==> flow/design.v <==
module mul(
    input         mul_clk,
    input         resetn,
    input         mul_signed,
    input  [31:0] x,
    input  [31:0] y,
    input         de_to_ex_valid,
    input         ex_allowin,
    output [63:0] result
);
    wire [16:0] booth_c;                              
    wire [63:0] booth_part_prod [16:0];               
    wire [16:0] part_prod [63:0];                     
    wire [63:0] x_mul = {{32{x[31]&mul_signed}}, x}; 
    wire [33:0] y_mul = {{ 2{y[31]&mul_signed}}, y};
    genvar j;
    generate
    for(j = 0; j < 17; j = j + 1) begin : booth
        if(j == 0) begin
          booth_2b booth_0(
                            .Y({y_mul[1:0], 1'b0}), 
                            .X(x_mul             ),
                            .P(booth_part_prod[0]), 
                            .C(booth_c[0]        )
                          );
        end else begin
          booth_2b booth(
                            .Y(y_mul[2*j+1:2*j-1]), 
                            .X(x_mul<<(2*j)      ), 
                            .P(booth_part_prod[j]), 
                            .C(booth_c[j]        )
                        );
        end
    end
    endgenerate
    genvar k;
    generate
    for(k = 0; k < 64; k = k + 1)
        begin: switch
            assign part_prod[k] = {
                                        booth_part_prod[16][k],
                                        booth_part_prod[15][k], 
                                        booth_part_prod[14][k], 
                                        booth_part_prod[13][k], 
                                        booth_part_prod[12][k], 
                                        booth_part_prod[11][k], 
                                        booth_part_prod[10][k], 
                                        booth_part_prod[ 9][k], 
                                        booth_part_prod[ 8][k], 
                                        booth_part_prod[ 7][k], 
                                        booth_part_prod[ 6][k], 
                                        booth_part_prod[ 5][k], 
                                        booth_part_prod[ 4][k], 
                                        booth_part_prod[ 3][k], 
                                        booth_part_prod[ 2][k], 
                                        booth_part_prod[ 1][k], 
                                        booth_part_prod[ 0][k]
                                  };
        end
    endgenerate
    reg  [16:0] booth_c_r;               
    reg  [16:0] part_prod_r[63:0];       
    wire [13:0] c[63:0];                 
    wire [63:0] add_src1, add_src2;      
    always @(posedge mul_clk)
    begin
        if(de_to_ex_valid & ex_allowin) begin
                booth_c_r <= booth_c;
        end
    end
    genvar m;
    generate
        for(m = 0; m < 64; m = m + 1) begin : part_prod_trans
            always @(posedge mul_clk)
            begin
                if(de_to_ex_valid & ex_allowin) begin
                    part_prod_r[m] <= part_prod[m];
                end
            end
        end
    endgenerate
    assign c[0] = booth_c_r[13:0];
    assign add_src2[0] = booth_c_r[14];
    genvar i;
    generate
    for(i = 0; i < 64; i = i + 1) 
    begin: wallace
        if(i < 63) begin
            wallace_16 wallace(
                                    .cin    (c[i]          ), 
                                    .data_in(part_prod_r[i]), 
                                    .cout   (c[i+1]        ), 
                                    .C      (add_src2[i+1] ), 
                                    .S      (add_src1[i]   )
                               );
        end else begin
            wallace_16 wallace_63(
                                    .cin    (c[63]          ),
                                    .data_in(part_prod_r[63]), 
                                    .S      (add_src1[63]   )
                                 );
        end
    end
    endgenerate
    assign result = add_src1 + add_src2 + booth_c_r[15] + booth_c_r[16];
endmodule
module booth_2b(
    input [2:0] Y,
    input [63:0] X,
    output [63:0] P,
    output C
);
    assign P = Y==3'b001 ? X      :
               Y==3'b010 ? X      :
               Y==3'b011 ? X<<1   :
               Y==3'b100 ? ~(X<<1):
               Y==3'b101 ? ~X     :
               Y==3'b110 ? ~X     :
                           68'd0;
    assign C = Y==3'b100 || Y==3'b101 || Y==3'b110;
endmodule
module wallace_16(
    input  [13:0] cin,
    input  [16:0] data_in,
    output [13:0] cout,
    output        C,
    output        S
);
    wire B1_2, A1_2, C1_3, B1_3, A1_3, A2_0, C2_1, B2_1, A2_1, B3_1, A3_1, A4_0, B4_0, A5_0;
    function [1:0] Add_1;
        input A, B, CIN;
        begin
          Add_1 = A + B + CIN;
        end
    endfunction
    assign {cout[ 0], B1_2} = Add_1(data_in[ 4], data_in[ 3], data_in[ 2]),
           {cout[ 1], A1_2} = Add_1(data_in[ 7], data_in[ 6], data_in[ 5]),
           {cout[ 2], C1_3} = Add_1(data_in[10], data_in[ 9], data_in[ 8]),
           {cout[ 3], B1_3} = Add_1(data_in[13], data_in[12], data_in[11]),
           {cout[ 4], A1_3} = Add_1(data_in[16], data_in[15], data_in[14]),
           {cout[ 5], A2_0} = Add_1(    cin[ 2],     cin[ 1],     cin[ 0]),
           {cout[ 6], C2_1} = Add_1(data_in[ 0],     cin[ 4],     cin[ 3]),
           {cout[ 7], B2_1} = Add_1(       A1_2,        B1_2, data_in[ 1]),
           {cout[ 8], A2_1} = Add_1(       A1_3,        B1_3,        C1_3),
           {cout[ 9], B3_1} = Add_1(       A2_0,     cin[ 6],     cin[ 5]),
           {cout[10], A3_1} = Add_1(       A2_1,        B2_1,        C2_1),
           {cout[11], B4_0} = Add_1(    cin[ 9],     cin[ 8],     cin[ 7]),
           {cout[12], A4_0} = Add_1(       A3_1,        B3_1,     cin[10]),
           {cout[13], A5_0} = Add_1(       A4_0,        B4_0,     cin[11]),
           {C       , S   } = Add_1(       A5_0,     cin[13],     cin[12]);
endmodule
## Tool chain data of mul

What the tools print for mul, step after step.
Lines are those of the file above, counted from 1.
Operators carry their Yosys type and port widths (W data, S select, Z words).
The mark n/a stands for no value.

| inputs | value |
|---|---|
| design top | mul |
| clock port | mul_clk |
| library | sky130hd |
| corner | tt_025C_1v80 |

## Word level

Yosys after proc, flatten, opt, wreduce and memory -nomap, before mapping. Print and check cells are not counted.

| cells by class | value |
|---|---|
| reductions and logical operators | 49 |
| bitwise logic cells | 37 |
| mux-type cells | 99 |
| equal/unequal tests | 99 |
| add/sub/neg operators | 1923 |

Operators with widths:

| kind | count |
|---|---|
| $mux W64 | 99 |
| $not A64 Y64 | 34 |
| $add A1 B1 Y2 | 945 |
| $add A2 B1 Y2 | 945 |
| $eq A3 B3 Y1 const B | 48 |
| $add A64 B1 Y64 | 2 |
| $eq A3 B2 Y1 const B | 32 |
| $add A64 B64 Y64 | 1 |
| $eq A3 B1 Y1 const B | 16 |
| $reduce_or A3 Y1 | 16 |
| $logic_or A1 B1 Y1 | 33 |
| $add A1 B1 Y1 | 30 |
| $eq A2 B2 Y1 const B | 2 |
| $and A1 B1 Y1 | 3 |
| $eq A2 B1 Y1 const B | 1 |

| word-level totals | value |
|---|---|
| register bits after elaboration | 1105 |
| input port bits | 69 |
| elaborated cells | 2544 |

## Longest topological paths

Depth = most cells in a row (Yosys ltp): at word level without a register or memory, in the mapped netlist without a sequential cell, where the memories' decode and read muxes count.

| logic depth | value |
|---|---|
| depth after elaboration | 15 |
| ABC_AREA | 0 |
| depth in mapped cells | 23 |
| depth with buffers taken out | 23 |

## After synthesis

The flow's flattened synthesis, as Yosys stat reports it; memories are mapped. The netlist is that of the ABC_AREA named above (0 if unset); the other value can give another one.
The area totals of this step are shown rounded.

Cell types:

| type | count | total area (µm²) |
|---|---|---|
| sky130_fd_sc_hd__edfxtp_1 | 609 | 1.83E+04 |
| sky130_fd_sc_hd__fa_1 | 770 | 1.54E+04 |
| sky130_fd_sc_hd__xor2_1 | 509 | 4.46E+03 |
| sky130_fd_sc_hd__a22oi_1 | 447 | 3.36E+03 |
| sky130_fd_sc_hd__inv_1 | 722 | 2.71E+03 |
| sky130_fd_sc_hd__o21ai_0 | 512 | 2.56E+03 |
| sky130_fd_sc_hd__ha_1 | 139 | 1.74E+03 |
| sky130_fd_sc_hd__clkbuf_1 | 345 | 1.29E+03 |
| sky130_fd_sc_hd__xnor2_1 | 71 | 621.846 |
| sky130_fd_sc_hd__a21oi_1 | 123 | 615.59 |
| sky130_fd_sc_hd__and2_1 | 64 | 400.384 |
| sky130_fd_sc_hd__nand2_1 | 106 | 397.882 |
| sky130_fd_sc_hd__nor2_1 | 95 | 356.592 |
| sky130_fd_sc_hd__a21o_1 | 42 | 315.302 |
| sky130_fd_sc_hd__buf_1 | 70 | 262.752 |
| sky130_fd_sc_hd__nand3_1 | 44 | 220.211 |
| sky130_fd_sc_hd__a221o_1 | 19 | 190.182 |
| sky130_fd_sc_hd__nor2b_1 | 22 | 137.632 |

Not listed: further types 60, cells in them 249.

| mapped netlist | value |
|---|---|
| chip area (Yosys) | 0.05526 mm² |
| cell count | 4958 |
| buffers | 429 |
| flip-flop cells | 609 |
| sequential part of the area | 0.01829 mm² |

By module: a second synthesis without flattening, with its own total; a netlist apart from the flattened one above.

| unflattened totals | value |
|---|---|
| cells (unflattened synthesis) | 9878 |
| area (unflattened synthesis) | 0.1081 mm² |

Each row is one instance without its submodules.

Modules:

| module | cells | instances | area (mm²) |
|---|---|---|---|
| booth_2b | 236 | 17 | 0.002305 |
| mul | 1706 | 1 | 0.03774 |
| wallace_16 | 65 | 64 | 0.000488 |

## Worst setup path after synthesis

OpenSTA on the mapped netlist: ideal clock, no wires. The path of least setup slack (recovery checks aside). Input and output delay are each 20% of the period. Register names are those of the netlist, which keeps one name where synthesis merged equal registers.

| timing path after synthesis | value |
|---|---|
| kind | input-to-reg |
| start | in ex_allowin |
| end | reg booth_c_r[0] |
| path slack | -5.105 ns |
| path delay | 14.705 ns |
| data arrival time | 16.053 ns |
| library setup time | 1.052 ns |
| driving pins on the path | 1 |
| launch time at the first pin | 2.400 ns |
| clock period | 12.0 ns |
| synthesis period reached | 17.105 ns |

"path delay" is the arrival time less input delay plus setup time.
"driving pins on the path": output pins that drive a net of the path, with the launching flip-flop's if there is one; two outputs of one cell count as two.
"synthesis period reached" is the clock period less the worst setup slack; recovery checks do not enter. This is arithmetic on one report: input and output delays are still those of the set period (20% each).
Between the ends stands the longest chain of elaborated cells between them, by number of cells; it is not shown to be the way that was timed. Of several equally long chains one is given.
A line is the first line of the expression or statement that the cell stems from. Yosys adds cells for indexed reads and writes and turns some case tables into memories.

| between the ends, after synthesis | value |
|---|---|
| cells stage by stage | sky130_fd_sc_hd__and2_1 |
| cells in the longest elaborated chain | 1 |

Ends and longest elaborated chain, after synthesis:

| element | RTL line | RTL |
|---|---|---|
| start, declared | 8 | `input         ex_allowin,` |
| $and A1 B1 Y1 | 67 | `if(de_to_ex_valid & ex_allowin) begin` |
| end, assigned | 68 | `booth_c_r <= booth_c;` |
| end, declared | 61 | `reg  [16:0] booth_c_r;` |

## Timing after layout

Path of least setup slack in the final report of stored run 2 (OpenROAD, finished layout, wires in). Where an end is a register, its clock arrival counts in the times.

| timing path after layout | value |
|---|---|
| kind | reg-to-output |
| start | reg part_prod_r[0][13] |
| end | out result[61] |
| driving pins on the path | 21 |
| path slack | 2.44 ns |
| data arrival time | 10.12 ns |
| clock period | 15.7 ns |
| launch time at the first pin | 0.66 ns |

Between the ends stands the longest chain of elaborated cells between them, by number of cells; it is not shown to be the way that was timed. Of several equally long chains one is given.

| between the ends, after layout | value |
|---|---|
| cells stage by stage | sky130_fd_sc_hd__edfxtp_1 > sky130_fd_sc_hd__fa_1 > sky130_fd_sc_hd__fa_1 > sky130_fd_sc_hd__clkinv_1 > sky130_fd_sc_hd__fa_1 > sky130_fd_sc_hd__fa_1 > sky130_fd_sc_hd__fa_1 > sky130_fd_sc_hd__inv_1 > sky130_fd_sc_hd__fa_1 > sky130_fd_sc_hd__ha_1 > sky130_fd_sc_hd__ha_1 > sky130_fd_sc_hd__a211oi_1 > sky130_fd_sc_hd__o21bai_1 > sky130_fd_sc_hd__o211ai_1 > sky130_fd_sc_hd__a21oi_1 > sky130_fd_sc_hd__o2111a_1 > sky130_fd_sc_hd__o21ai_1 > sky130_fd_sc_hd__and3_1 > sky130_fd_sc_hd__nand2b_1 > sky130_fd_sc_hd__o311ai_0 > sky130_fd_sc_hd__clkdlybuf4s50_1 |
| cells in the longest elaborated chain | 15 |

Ends and longest elaborated chain, after layout:

| element | RTL line | RTL |
|---|---|---|
| start, declared | 62 | `reg  [16:0] part_prod_r[63:0];` |
| start, assigned | 77 | `part_prod_r[m] <= part_prod[m];` |
| $add A1 B1 Y2 | 133 | `Add_1 = A + B + CIN;` |
| $add A2 B1 Y2 | 133 |  |
| $add A1 B1 Y2 | 133 |  |
| $add A2 B1 Y2 | 133 |  |
| $add A1 B1 Y2 | 133 |  |
| $add A2 B1 Y2 | 133 |  |
| $add A1 B1 Y2 | 133 |  |
| $add A2 B1 Y2 | 133 |  |
| $add A1 B1 Y2 | 133 |  |
| $add A2 B1 Y2 | 133 |  |
| $add A1 B1 Y2 | 133 |  |
| $add A2 B1 Y2 | 133 |  |
| $add A64 B64 Y64 | 105 | `assign result = add_src1 + add_src2 + booth_c_r[15] + booth_c_r[16];` |
| $add A64 B1 Y64 (2 in a row) | 105 |  |
| end, declared | 9 | `output [63:0] result` |

Top module mul; platform sky130hd; tools Yosys and OpenROAD; 6 stored runs in no particular order. Input and output delays are each 20% of the period that was set; the output load is 0.01 pF.
Measured values are rounded.

#### Stored run 1

| setting | value |
|---|---|
| ABC_AREA | `1` |
| CAP_MARGIN | `40` |
| CELL_PAD_IN_SITES_DETAIL_PLACEMENT | `1` |
| CELL_PAD_IN_SITES_GLOBAL_PLACEMENT | `3` |
| CORE_ASPECT_RATIO | `1.27` |
| CORE_MARGIN | `6` |
| CORE_UTILIZATION | `66` |
| CTS_CLUSTER_DIAMETER | `64` |
| CTS_CLUSTER_SIZE | `93` |
| GPL_ROUTABILITY_DRIVEN | `1` |
| GPL_TIMING_DRIVEN | `0` |
| HOLD_SLACK_MARGIN | `0.25` |
| MAX_ROUTING_LAYER | `met5` |
| MIN_ROUTING_LAYER | `met2` |
| PLACE_DENSITY_LB_ADDON | `0.04` |
| SETUP_SLACK_MARGIN | `1.23` |
| SLEW_MARGIN | `5` |
| TNS_END_PERCENT | `65` |
| period_ns | `7.25` |

Stopped before the end: placement reported FLW-0024.

#### Stored run 2

| setting | value |
|---|---|
| CAP_MARGIN | `0` |
| CELL_PAD_IN_SITES_DETAIL_PLACEMENT | `1` |
| CORE_MARGIN | `6` |
| CORE_UTILIZATION | `53` |
| CTS_CLUSTER_DIAMETER | `202` |
| CTS_CLUSTER_SIZE | `31` |
| GPL_ROUTABILITY_DRIVEN | `0` |
| GPL_TIMING_DRIVEN | `0` |
| PLACE_DENSITY_LB_ADDON | `0.05` |
| TNS_END_PERCENT | `10` |
| period_ns | `15.7` |
| SLEW_MARGIN | `20` |

| result | value |
|---|---|
| worst-case hold slack | 3.072 ns |
| die outline area | 0.1122 mm² |
| summed negative setup slack | 0.000 ns |
| chip area in the Yosys report | 0.05526 mm² |
| worst setup slack after layout | 2.436 ns |
| post-layout utilization | 57.6 % |

#### Stored run 3

| setting | value |
|---|---|
| ABC_AREA | `1` |
| CORE_ASPECT_RATIO | `0.96` |
| CORE_UTILIZATION | `70` |
| CTS_CLUSTER_DIAMETER | `321` |
| CTS_CLUSTER_SIZE | `85` |
| GPL_ROUTABILITY_DRIVEN | `0` |
| HOLD_SLACK_MARGIN | `-0.04` |
| MAX_ROUTING_LAYER | `met5` |
| MIN_ROUTING_LAYER | `met1` |
| PLACE_DENSITY | `0.82` |
| SLEW_MARGIN | `25` |
| TNS_END_PERCENT | `90` |
| period_ns | `10.7` |
| CAP_MARGIN | `20` |
| CORE_MARGIN | `2` |

| result | value |
|---|---|
| worst-case hold slack | 2.146 ns |
| post-layout utilization | 73.0 % |
| worst setup slack after layout | 0.438 ns |
| die outline area | 0.07982 mm² |
| summed negative setup slack | 0.000 ns |
| chip area in the Yosys report | 0.0543 mm² |

#### Stored run 4

| setting | value |
|---|---|
| CORE_UTILIZATION | `40` |
| period_ns | `7.0` |
| CAP_MARGIN | `20` |
| CORE_MARGIN | `2` |
| SLEW_MARGIN | `20` |

| result | value |
|---|---|
| summed negative setup slack | -93.41 ns |
| post-layout utilization | 47.7 % |
| worst-case hold slack | 1.326 ns |
| chip area in the Yosys report | 0.05526 mm² |
| die outline area | 0.1411 mm² |
| worst setup slack after layout | -2.041 ns |

#### Stored run 5

| setting | value |
|---|---|
| ABC_AREA | `1` |
| CAP_MARGIN | `30` |
| CELL_PAD_IN_SITES_DETAIL_PLACEMENT | `1` |
| CELL_PAD_IN_SITES_GLOBAL_PLACEMENT | `3` |
| CORE_ASPECT_RATIO | `1.27` |
| CORE_MARGIN | `6` |
| CORE_UTILIZATION | `66` |
| CTS_CLUSTER_SIZE | `59` |
| GPL_ROUTABILITY_DRIVEN | `1` |
| GPL_TIMING_DRIVEN | `0` |
| HOLD_SLACK_MARGIN | `0.25` |
| MAX_ROUTING_LAYER | `met4` |
| MIN_ROUTING_LAYER | `met2` |
| PLACE_DENSITY_LB_ADDON | `0.04` |
| SETUP_SLACK_MARGIN | `1.65` |
| SLEW_MARGIN | `5` |
| TNS_END_PERCENT | `70` |
| period_ns | `7.25` |

Stopped before the end: placement reported FLW-0024.

#### Stored run 6

| setting | value |
|---|---|
| CORE_UTILIZATION | `40` |
| SETUP_SLACK_MARGIN | `3.49` |
| period_ns | `11.7` |
| CAP_MARGIN | `20` |
| CORE_MARGIN | `2` |
| SLEW_MARGIN | `20` |

| result | value |
|---|---|
| post-layout utilization | 46.2 % |
| chip area in the Yosys report | 0.05526 mm² |
| worst setup slack after layout | 1.508 ns |
| worst-case hold slack | 2.218 ns |
| die outline area | 0.1411 mm² |
| summed negative setup slack | 0.000 ns |
